==> flow/design.v <==
module converter (
    input wire [15:0] fixed_in,     
    output reg [15:0] float_out     
);
    reg sign;                       
    reg [4:0] exponent;             
    reg [10:0] mantissa;            
    reg [15:0] magnitude;           
    reg [4:0] leading_one;          
    always @(*) begin
        sign = fixed_in[15];                        
        magnitude = sign ? (~fixed_in + 1) : fixed_in;  
        casez (magnitude)
            16'b1???????????????: leading_one = 5'd15;
            16'b01??????????????: leading_one = 5'd14;
            16'b001?????????????: leading_one = 5'd13;
            16'b0001????????????: leading_one = 5'd12;
            16'b00001???????????: leading_one = 5'd11;
            16'b000001??????????: leading_one = 5'd10;
            16'b0000001?????????: leading_one = 5'd9;
            16'b00000001????????: leading_one = 5'd8;
            16'b000000001???????: leading_one = 5'd7;
            16'b0000000001??????: leading_one = 5'd6;
            16'b00000000001?????: leading_one = 5'd5;
            16'b000000000001????: leading_one = 5'd4;
            16'b0000000000001???: leading_one = 5'd3;
            16'b00000000000001??: leading_one = 5'd2;
            16'b000000000000001?: leading_one = 5'd1;
            16'b0000000000000001: leading_one = 5'd0;
            default: leading_one = 5'd0;
        endcase
        if (magnitude == 16'b0) begin
            exponent = 5'd0;     
            mantissa = 10'd0;
        end else begin
            exponent = 5'd15 + leading_one;  
            mantissa = (magnitude << (15 - leading_one)) >> 5; 
        end
        float_out = {sign, exponent, mantissa[9:0]};
    end
endmodule
`timescale 1ns / 1ps
module fifo #(
    parameter DATA_WIDTH = 8,
    parameter FIFO_DEPTH = 16
) (
    input wire clk,               
    input wire write_reset,      
    input wire write_enable,
    input wire [DATA_WIDTH-1:0] write_data,
    input wire fast_clk,          
    input wire read_reset,
    input wire read_enable,
    output reg [DATA_WIDTH-1:0] read_data,
    output reg empty_flag,
    output reg full_flag
);
    localparam POINTER_WIDTH = $clog2(FIFO_DEPTH);
    reg [DATA_WIDTH-1:0] memory[FIFO_DEPTH-1:0];
    reg [POINTER_WIDTH:0] write_pointer;
    reg [POINTER_WIDTH:0] write_pointer_gray;
    reg [POINTER_WIDTH:0] read_pointer_gray_sync_w;
    reg [POINTER_WIDTH:0] read_pointer;
    reg [POINTER_WIDTH:0] read_pointer_gray;
    reg [POINTER_WIDTH:0] write_pointer_gray_sync_r;
    always @(posedge clk or posedge write_reset) begin
        if (write_reset) begin
            write_pointer <= 0;
            write_pointer_gray <= 0;
        end else if (write_enable && !full_flag) begin
            memory[write_pointer[POINTER_WIDTH-1:0]] <= write_data;
            write_pointer <= write_pointer + 1;
            write_pointer_gray <= (write_pointer + 1) ^ ((write_pointer + 1) >> 1);  
        end
    end
    always @(posedge fast_clk or posedge read_reset) begin
        if (read_reset) begin
            read_pointer <= 0;
            read_pointer_gray <= 0;
        end else if (read_enable && !empty_flag) begin
            read_data <= memory[read_pointer[POINTER_WIDTH-1:0]];
            read_pointer <= read_pointer + 1;
            read_pointer_gray <= (read_pointer + 1) ^ ((read_pointer + 1) >> 1);  
        end
    end
    always @(posedge clk) begin
        read_pointer_gray_sync_w <= read_pointer_gray;  
    end
    always @(posedge fast_clk) begin
        write_pointer_gray_sync_r <= write_pointer_gray;  
    end
    always @(*) begin
        empty_flag = (read_pointer_gray == write_pointer_gray_sync_r);
        full_flag = (write_pointer_gray == {~read_pointer_gray_sync_w[POINTER_WIDTH:POINTER_WIDTH-1], read_pointer_gray_sync_w[POINTER_WIDTH-2:0]});
    end
endmodule
module imem (
    input wire clk,                        
    input wire rst,                        
    input wire shift_enable,               
    input wire [15:0] new_value,           
    output reg [1023:0] data_out           
);
    reg [15:0] memory [0:63];
    integer i;
    always @(posedge clk or posedge rst) begin
        if (rst) begin
            for (i = 0; i < 64; i = i + 1) begin
                memory[i] <= 16'b0;
            end
        end else if (shift_enable) begin
            for (i = 63; i > 0; i = i - 1) begin
                memory[i] <= memory[i-1];
            end
            memory[0] <= new_value;
        end
    end
    always @(posedge clk or posedge rst) begin
        if (rst) begin
            data_out <= 1024'b0;
        end else begin
            for (i = 0; i < 64; i = i + 1) begin
                data_out[(i*16) +: 16] <= memory[i];
            end
        end
    end
endmodule
module multiplier (
	input wire [15:0] a,
	input wire [15:0] b,
	output reg [31:0] product
);
	always @(*) begin
    	product = a * b;   
	end
endmodule
module alu_mac (
	input wire clk,
	input wire reset,
	input wire [1023:0] d,    	 
	input wire [1023:0] cmem, 	 
	output reg [31:0] out,    	 
	output reg done           	 
);
	reg [5:0] tap_index;      	 
	reg [31:0] sum;           	 
	wire [31:0] product;      	 
	wire [15:0] d_element;    	 
	wire [15:0] cmem_element; 	 
	assign d_element = d[(tap_index * 16) +: 16];
	assign cmem_element = cmem[(tap_index * 16) +: 16];
	multiplier mult_inst (
    	.a(d_element),
    	.b(cmem_element),
    	.product(product)
	);
	always @(posedge clk or posedge reset) begin
    	if (reset) begin
        	sum <= 32'b0;            
        	tap_index <= 6'b0;      
        	out <= 32'b0;           
        	done <= 1'b0;           
    	end else begin
        	if (tap_index < 63) begin
            	sum <= sum + product;   
            	tap_index <= tap_index + 1;  
            	done <= 1'b0;          
        	end else begin
            	sum <= sum + product;   
            	out <= sum;             
            	tap_index <= 6'b0;      
            	sum <= 32'b0;           
            	done <= 1'b1;           
        	end
    	end
	end
endmodule
module control (
    input wire clk,                  
    input wire fast_clk,             
    input wire reset,                
    input wire fifo_full,            
    input wire fifo_empty,           
    input wire mac_done,             
    output reg write_enable,         
    output reg read_enable,          
    output reg shift_enable,         
    output reg start_mac,            
    output reg done                  
);
    reg reset_sync1_clk, reset_sync2_clk;
    always @(posedge clk) begin
        reset_sync1_clk <= reset;
        reset_sync2_clk <= reset_sync1_clk;
    end
    wire synced_reset_clk = reset_sync2_clk;
    reg reset_sync1_fast, reset_sync2_fast;
    always @(posedge fast_clk) begin
        reset_sync1_fast <= reset;
        reset_sync2_fast <= reset_sync1_fast;
    end
    wire synced_reset_fast = reset_sync2_fast;
    typedef enum logic [1:0] {
        WRITE_IDLE,    
        FIFO_WRITE     
    } write_state_t;
    write_state_t write_state, next_write_state;
    typedef enum logic [2:0] {
        READ_IDLE,     
        FIFO_READ,     
        IMEM_SHIFT,    
        START_MAC,     
        WAIT_DONE      
    } read_state_t;
    read_state_t read_state, next_read_state;
    always @(posedge clk or posedge synced_reset_clk) begin
        if (synced_reset_clk) begin
            write_state <= WRITE_IDLE;
        end else begin
            write_state <= next_write_state;
        end
    end
    always @(*) begin
        case (write_state)
            WRITE_IDLE: begin
                if (!fifo_full)
                    next_write_state = FIFO_WRITE;  
                else
                    next_write_state = WRITE_IDLE;
            end
            FIFO_WRITE: begin
                if (fifo_full)
                    next_write_state = WRITE_IDLE;  
                else
                    next_write_state = FIFO_WRITE;
            end
            default: next_write_state = WRITE_IDLE;
        endcase
    end
    always @(posedge clk or posedge synced_reset_clk) begin
        if (synced_reset_clk) begin
            write_enable <= 1'b0;
        end else begin
            write_enable <= (write_state == FIFO_WRITE);
        end
    end
    always @(posedge fast_clk or posedge synced_reset_fast) begin
        if (synced_reset_fast) begin
            read_state <= READ_IDLE;
        end else begin
            read_state <= next_read_state;
        end
    end
    always @(*) begin
        case (read_state)
            READ_IDLE: begin
                if (!fifo_empty)
                    next_read_state = FIFO_READ;  
                else
                    next_read_state = READ_IDLE;
            end
            FIFO_READ: begin
                next_read_state = IMEM_SHIFT;     
            end
            IMEM_SHIFT: begin
                next_read_state = START_MAC;      
            end
            START_MAC: begin
                next_read_state = WAIT_DONE;      
            end
            WAIT_DONE: begin
                if (mac_done)
                    next_read_state = READ_IDLE;  
                else
                    next_read_state = WAIT_DONE;
            end
            default: next_read_state = READ_IDLE;
        endcase
    end
    always @(posedge fast_clk or posedge synced_reset_fast) begin
        if (synced_reset_fast) begin
            read_enable <= 1'b0;
            shift_enable <= 1'b0;
            start_mac <= 1'b0;
            done <= 1'b0;
        end else begin
            read_enable <= (read_state == FIFO_READ);
            shift_enable <= (read_state == IMEM_SHIFT);
            start_mac <= (read_state == START_MAC);
            done <= (read_state == WAIT_DONE && mac_done);
        end
    end
endmodule
module datapath (
    input wire clk,                   
    input wire fast_clk,              
    input wire reset,                 
    input wire write_enable,          
    input wire read_enable,           
    input wire shift_enable,          
    input wire cen,                   
    input wire wen,                   
    input wire [5:0] addr,            
    input wire [15:0] input_data,     
    input wire [1023:0] cmem_data_in,  
    output wire [31:0] result,        
    output wire fifo_empty,           
    output wire fifo_full,            
    output wire done                  
);
    wire [15:0] fifo_out;             
    wire [15:0] float_data;           
    wire [1023:0] imem_data;          
    wire [1023:0] cmem_flat_data;     
    wire [31:0] alu_out;              
    wire mac_done;                    
    fifo #(
        .DATA_WIDTH(16),
        .FIFO_DEPTH(64)
    ) fifo_inst (
        .clk(clk),
        .write_reset(reset),
        .write_enable(write_enable),
        .write_data(input_data),
        .fast_clk(fast_clk),
        .read_reset(reset),
        .read_enable(read_enable),
        .read_data(fifo_out),
        .empty_flag(fifo_empty),
        .full_flag(fifo_full)
    );
    converter converter_inst (
        .fixed_in(fifo_out),        
        .float_out(float_data)      
    );
    imem imem_inst (
        .clk(clk),
        .rst(reset),
        .shift_enable(shift_enable),
        .new_value(float_data),     
        .data_out(imem_data)
    );
    assign cmem_flat_data = cmem_data_in;
    alu_mac alu_mac_inst (
        .clk(fast_clk),
        .reset(reset),
        .d(imem_data),               
        .cmem(cmem_flat_data),       
        .out(alu_out),
        .done(mac_done)
    );
    assign result = alu_out;
    assign done = mac_done;
endmodule
module top_module (
    input wire clk,                 
    input wire reset,               
    input wire [15:0] input_data,   
    input wire [1023:0] cmem_data_in,  
    output wire [31:0] result,      
    output wire done                
);
    wire write_enable;      
    wire read_enable;       
    wire shift_enable;      
    wire fifo_empty;        
    wire fifo_full;         
    wire mac_done;          
    control control_inst (
        .clk(clk),
        .fast_clk(clk),
        .reset(reset),
        .fifo_full(fifo_full),
        .fifo_empty(fifo_empty),
        .mac_done(mac_done),
        .write_enable(write_enable),
        .read_enable(read_enable),
        .shift_enable(shift_enable),
        .done(done)
    );
    datapath datapath_inst (
        .clk(clk),
        .fast_clk(clk),
        .reset(reset),
        .write_enable(write_enable),
        .read_enable(read_enable),
        .shift_enable(shift_enable),
        .input_data(input_data),
        .cmem_data_in(cmem_data_in),
        .result(result),
        .fifo_empty(fifo_empty),
        .fifo_full(fifo_full),
        .done(mac_done)
    );
endmodule
Wiki page: top_module / tool data

---- Tool chain data of top_module ----
Module top_module before and after one edit of its RTL, step after step.
Lines under "unedited" count in the file above, lines under "edited" in the edited file.
"difference": "edited" minus "unedited" as printed here. "rel. change": 100 x difference / "unedited".
Cell names lack the library's common part.
A cell with -- has no value.
design
  design top .............................. top_module
  clock input ............................. clk
  standard-cell library ................... sky130hd
  timing corner ........................... tt_025C_1v80

---- The edit ----
Unified diff, file above to edited file.
This change comes from a script, not from a designer. The edited design behaves differently; no optimisation was intended.
begin of diff
@@ -316,5 +316,5 @@
     wire mac_done;                    
     fifo #(
-        .DATA_WIDTH(16),
+        .DATA_WIDTH(8),
         .FIFO_DEPTH(64)
     ) fifo_inst (
end of diff

---- After elaboration ----
Source: Yosys, flattened and elaborated. Widths are those after wreduce. Registers that Yosys merges into a memory's read port (data or address) are not register bits. Print and check cells do not count. Equal cells are merged and count once.
operators by class
  element               unedited  edited  difference  rel. change (%)
  $add $sub $neg        7         6       -1          -14.29
  multipliers           1         1       0           0.00
  $lt $le $gt $ge       1         1       0           0.00
  equal/unequal tests   147       139     -8          -5.44
  shift operators       3         3       0           0.00
  muxes and demuxes     13        12      -1          -7.69
  bitwise operators     5         4       -1          -20.00
  reduce/logical cells  76        76      0           0.00
operators by type and width
  cell                                     unedited  edited  difference  rel. change (%)
  adder 16 x 1 -> 16 bit with constant B   1         0       -1          -100.00
  == test 10 x 1 -> 1 bit with constant B  1         0       -1          -100.00
  == test 11 x 1 -> 1 bit with constant B  1         0       -1          -100.00
  == test 12 x 1 -> 1 bit with constant B  1         0       -1          -100.00
  == test 13 x 1 -> 1 bit with constant B  1         0       -1          -100.00
  == test 14 x 1 -> 1 bit with constant B  1         0       -1          -100.00
  == test 15 x 1 -> 1 bit with constant B  1         0       -1          -100.00
  == test 8 x 1 -> 1 bit with constant B   1         0       -1          -100.00
  == test 9 x 1 -> 1 bit with constant B   1         0       -1          -100.00
  two-way mux 16 bit                       1         0       -1          -100.00
  inverter 16 bit                          1         0       -1          -100.00
  case mux 16 bit (select 64 bit)          1         0       -1          -100.00
  case mux 4 bit (select 15 bit)           1         0       -1          -100.00
  << shifter 16 x 32 -> 15 bit             1         0       -1          -100.00
  case mux 3 bit (select 7 bit)            0         1       +1          --
  case mux 8 bit (select 64 bit)           0         1       +1          --
  << shifter 8 x 32 -> 15 bit              0         1       +1          --
  == test 6 bit with constant B            64        64      0           0.00
  AND reduction 3 bit                      64        64      0           0.00
  == test 6 x 5 -> 1 bit with constant B   32        32      0           0.00
  == test 6 x 4 -> 1 bit with constant B   16        16      0           0.00
  == test 6 x 3 -> 1 bit with constant B   8         8       0           0.00
  == test 6 x 2 -> 1 bit with constant B   4         4       0           0.00
  == test 6 x 1 -> 1 bit with constant B   3         3       0           0.00
  logical AND 1 bit                        3         3       0           0.00
  two-way mux 1 bit                        3         3       0           0.00
  adder 7 x 1 -> 8 bit with constant B     2         2       0           0.00
  == test 2 x 1 -> 1 bit with constant B   2         2       0           0.00
The list need not be complete.
word-level totals
  element                          unedited  edited  difference  rel. change (%)
  register bits after elaboration  3,212     2,564   -648        -20.17
  input port bits                  1,042     1,042   0           0.00
  output and inout bits            33        33      0           0.00
  cells after elaboration          401       390     -11         -2.74

---- Longest topological paths ----
Longest topological path by Yosys (ltp), each cell counted once; first at word level (registers and memories cut), then after technology mapping (sequential cells cut; the memories' decode and read muxes count).
logic depth
  element                        unedited  edited  difference  rel. change (%)
  depth after elaboration        8         5       -3          -37.50
  ABC_AREA                       0         0       --          --
  gate-level depth with buffers  35        29      -6          -17.14
  mapped depth without buffers   29        25      -4          -13.79

---- Synthesis result ----
Source: synth_stat.txt of the flow (Yosys; design flattened, memories mapped). It holds for the ABC_AREA given above (unset counts as 0); a run with the other value may have another netlist.
mapped netlist
  element                         unedited   edited     difference  rel. change (%)
  standard cells after synthesis  7,802      6,142      -1,660      -21.28
  synthesis area (mm2)            0.1321855  0.0961084  -0.0360771  -27.29
  sequential area (mm2)           0.0854782  0.0569008  -0.0285774  -33.43
  flip-flop cells                 3,211      2,173      -1,038      -32.33
cell types
  cell type  unedited  edited  difference  rel. change (%)
  edfxtp_1   1,040     520     -520        -50.00
  dfrtp_1    2,154     1,636   -518        -24.05
  mux2_2     1,058     804     -254        -24.01
  nor2_1     291       153     -138        -47.42
  a22oi_1    193       59      -134        -69.43
  a221oi_1   147       17      -130        -88.44
  nand3_1    59        182     +123        +208.47
  nor3_1     23        138     +115        +500.00
  a22o_1     145       37      -108        -74.48
  buf_2      19        126     +107        +563.16
  a31oi_1    8         112     +104        +1,300.00
  inv_1      392       290     -102        -26.02
  mux4_2     657       560     -97         -14.76
  o31ai_1    8         94      +86         +1,075.00
  clkbuf_1   330       257     -73         -22.12
  fa_1       225       166     -59         -26.22
  buf_1      78        29      -49         -62.82
  a32oi_1    2         51      +49         +2,450.00
The list need not be complete.
By module: a second synthesis without flattening, with its own total; a netlist apart from the flattened one above.
unflattened totals
  element                                        unedited   edited     difference  rel. change (%)
  cell total of the unflattened synthesis        8,286      7,361      -925        -11.16
  area total of the unflattened synthesis (mm2)  0.1353298  0.1168496  -0.0184802  -13.66
Each row is one instance without its submodules.
by module, unedited
  module      times used  cells  area (mm2)
  imem        1           3,187  0.063611
  fifo        1           2,446  0.0411219
  alu_mac     1           1,436  0.0201894
  multiplier  1           995    0.0085982
  converter   1           201    0.0014576
  control     1           21     0.0003516
  datapath    1           0      0
  top_module  1           0      0
by module, edited
  module      times used  cells  area (mm2)
  imem        1           3,187  0.063611
  fifo        1           1,536  0.0227218
  alu_mac     1           1,436  0.0201894
  multiplier  1           979    0.0085144
  converter   1           201    0.0014576
  control     1           21     0.0003516
  datapath    1           1      0.0000038
  top_module  1           0      0

---- Path before layout ----
Path of least setup slack by OpenSTA after synthesis, without wires, with an ideal clock, recovery checks aside; 20% of the period is set as input and as output delay. Where synthesis merged equal registers, the netlist keeps one of their names.
timing post-synthesis
  element                        unedited                                   edited                                  difference  rel. change (%)
  path type                      input to register                          input to register                       --          --
  start point                    in reset                                   in cmem_data_in[1012]                   --          --
  end point                      reg datapath_inst.fifo_inst.memory[31][0]  reg datapath_inst.alu_mac_inst.sum[26]  --          --
  period (ns)                    12.0                                       12.0                                    0.0         0.00
  input delay (ns)               2.400                                      2.400                                   0.000       0.00
  library setup time (ns)        0.420                                      0.135                                   -0.285      --
  data arrival time (ns)         54.163                                     8.813                                   -45.350     -83.73
  required time (ns)             11.580                                     11.865                                  +0.285      +2.46
  slack (ns)                     -42.583                                    3.052                                   +45.635     --
  path delay (ns)                52.183                                     6.548                                   -45.635     -87.45
  driving pins on the path       3                                          24                                      +21         +700.00
  path buffers                   0                                          1                                       +1          --
  synthesis period reached (ns)  54.583                                     8.948                                   -45.635     -83.61
"path delay" is the arrival time less input delay plus setup time.
"driving pins on the path": output pins that drive a net of the path, with the launching flip-flop's if there is one; two outputs of one cell count as two.
"synthesis period reached" = period - worst setup slack (recovery checks aside). The figure is calculated, with input and output delays left at 20% of the set period.
Between the ends stands the longest chain of elaborated cells between them, by number of cells; it is not shown to be the way that was timed. Of several equally long chains one is given.
A line is the first line of the expression or statement that the cell stems from. Yosys adds cells for indexed reads and writes and turns some case tables into memories.
At most two assigning lines are given for a register; there are more.
Lines with a computed index may be missing from the assigning lines.
between the ends, post-synthesis, unedited
  cell sequence ........................... inv_1 -> nand2_1 -> nor2_1
  length of the longest elaborated chain .. 2
  elaborated cells on any way between the ends .. 2
  classes of those cells .................. 1 x logic; 1 x reduce/logical
RTL lines, path post-synthesis, unedited
  element              line  text
  start, declared      357   input wire reset,
  inverter 1 bit       --
  AND reduction 3 bit  --
  end, declared        59    reg [DATA_WIDTH-1:0] memory[FIFO_DEPTH-1:0];
between the ends, post-synthesis, edited
  cell sequence ........................... mux4_2 -> mux4_2 -> mux2_2 -> buf_2 -> nand3_1 -> o31ai_1 -> fa_1 -> inv_1 -> fa_1 -> inv_1 -> fa_1 -> fa_1 -> fa_1 -> inv_1 -> fa_1 -> inv_1 -> ha_1 -> and2_1 -> a221o_1 -> a221oi_1 -> a2111oi_0 -> o211ai_1 -> nand3_1 -> nor3b_1
  length of the longest elaborated chain .. 4
  elaborated cells on any way between the ends .. 4
  classes of those cells .................. 1 x add/sub; 1 x mul; 1 x shift; 1 x mux
RTL lines, path post-synthesis, edited
  element                                   line  text
  start, declared                           359   input wire [1023:0] cmem_data_in,
  variable part select 1024 x 11 -> 16 bit  151   assign cmem_element = cmem[(tap_index * 16) +: 16];
  multiplier 16 x 16 -> 32 bit              134
  adder 32 bit                              165
  two-way mux 32 bit                        164   if (tap_index < 63) begin
  end, assigned                             165
  end, assigned                             169
  end, declared                             146   reg [31:0] sum;

---- Worst path after layout ----
From the final timing report of each run of pair 1: the path of least setup slack in the routed layout; clock arrival at registers is part of the times.
timing post-layout
  element                   unedited                                     edited                                  difference  rel. change (%)
  path type                 register to register                         input to register                       --          --
  start point               reg datapath_inst.alu_mac_inst.tap_index[0]  in cmem_data_in[1014]                   --          --
  end point                 reg datapath_inst.alu_mac_inst.sum[30]       reg datapath_inst.alu_mac_inst.sum[28]  --          --
  period (ns)               10.7                                         10.7                                    0.0         0.00
  input delay (ns)          --                                           2.14                                    --          --
  library setup time (ns)   0.11                                         0.07                                    -0.04       --
  data arrival time (ns)    10.58                                        10.47                                   -0.11       -1.04
  required time (ns)        11.47                                        11.41                                   -0.06       -0.52
  slack (ns)                0.88                                         0.94                                    +0.06       --
  driving pins on the path  30                                           25                                      -5          -16.67
  path buffers              5                                            2                                       -3          -60.00
Between the ends stands the longest chain of elaborated cells between them, by number of cells; it is not shown to be the way that was timed. Of several equally long chains one is given.
At most two assigning lines are given for a register; there are more.
between the ends, post-layout, unedited
  cell sequence ........................... dfrtp_4 -> buf_12 -> buf_12 -> mux4_2 -> mux4_2 -> mux2_2 -> o21ai_2 -> buf_4 -> nor2_1 -> fa_1 -> inv_1 -> fa_1 -> fa_1 -> inv_1 -> fa_1 -> fa_1 -> inv_1 -> fa_1 -> inv_1 -> ha_1 -> nand4_1 -> o41ai_1 -> o2111ai_1 -> buf_4 -> a311oi_1 -> buf_4 -> o211ai_1 -> a21oi_1 -> o21ai_0 -> and3b_1
  length of the longest elaborated chain .. 4
  elaborated cells on any way between the ends .. 6
  classes of those cells .................. 1 x add/sub; 1 x mul; 1 x compare; 2 x shift; 1 x mux
RTL lines, path post-layout, unedited
  element                                   line  text
  start, declared                           145   reg [5:0] tap_index;
  start, assigned                           160   tap_index <= 6'b0;
  start, assigned                           166   tap_index <= tap_index + 1;
  variable part select 1024 x 11 -> 16 bit  150   assign d_element = d[(tap_index * 16) +: 16];
  multiplier 16 x 16 -> 32 bit              134
  adder 32 bit                              165
  two-way mux 32 bit                        164   if (tap_index < 63) begin
  end, assigned                             165
  end, assigned                             169
  end, declared                             146   reg [31:0] sum;
between the ends, post-layout, edited
  cell sequence ........................... clkdlybuf4s50_1 -> buf_4 -> mux4_2 -> mux4_2 -> mux2_2 -> nand3_1 -> o31ai_1 -> fa_1 -> inv_1 -> fa_1 -> inv_1 -> fa_1 -> fa_1 -> fa_1 -> inv_1 -> fa_1 -> inv_1 -> ha_1 -> and2_1 -> a221o_1 -> a221oi_1 -> a2111oi_0 -> o21ai_0 -> a21oi_1 -> mux2i_1
  length of the longest elaborated chain .. 4
  elaborated cells on any way between the ends .. 4
  classes of those cells .................. 1 x add/sub; 1 x mul; 1 x shift; 1 x mux
RTL lines, path post-layout, edited
  element                                   line  text
  start, declared                           359   input wire [1023:0] cmem_data_in,
  variable part select 1024 x 11 -> 16 bit  151   assign cmem_element = cmem[(tap_index * 16) +: 16];
  multiplier 16 x 16 -> 32 bit              134
  adder 32 bit                              165
  two-way mux 32 bit                        164   if (tap_index < 63) begin
  end, assigned                             165
  end, assigned                             169
  end, declared                             146   reg [31:0] sum;

---- Layout results ----
Runs of the flow (Yosys, OpenROAD) on both versions; the two runs of a pair have the same settings. The constraints put input and output delay at 20% of the set period each and load the outputs with 0.01 pF.
flow settings, pair 1
  CORE_UTILIZATION ........................ 40
  PLACE_DENSITY ........................... 0.6
  period_ns ............................... 10.7
  CAP_MARGIN .............................. 20
  CORE_MARGIN ............................. 2
  SLEW_MARGIN ............................. 20
final reports, pair 1
  element                               unedited   edited     difference  rel. change (%)
  netlist area reported by Yosys (mm2)  0.1321855  0.0961084  -0.0360771  -27.29
  full die area (mm2)                   0.335079   0.244209   -0.090870   -27.12
  utilization of the finished layout    0.49       0.496      +0.006      --
  worst slack on setup checks (ns)      0.884      0.937      +0.053      --
  power consumption (uW)                26,239     17,404     -8,835      -33.67
flow settings, pair 2
  CAP_MARGIN .............................. 0
  CELL_PAD_IN_SITES_DETAIL_PLACEMENT ...... 0
  CELL_PAD_IN_SITES_GLOBAL_PLACEMENT ...... 0
  CORE_MARGIN ............................. 8
  CORE_UTILIZATION ........................ 40
  CTS_CLUSTER_DIAMETER .................... 220
  GPL_ROUTABILITY_DRIVEN .................. 0
  GPL_TIMING_DRIVEN ....................... 1
  PLACE_DENSITY ........................... 0.69
  SETUP_SLACK_MARGIN ...................... 0.45
  SLEW_MARGIN ............................. 0
  period_ns ............................... 7.97
final reports, pair 2
  element                               unedited   edited     difference  rel. change (%)
  netlist area reported by Yosys (mm2)  0.1321855  0.0961084  -0.0360771  -27.29
  full die area (mm2)                   0.349116   0.256213   -0.092903   -26.61
  utilization of the finished layout    0.503      0.513      +0.010      --
  worst slack on setup checks (ns)      -0.761     -0.128     +0.633      --
  power consumption (uW)                34,902     23,706     -11,196     -32.08
"power consumption" is the tool's figure for a default switching activity; nothing was simulated.
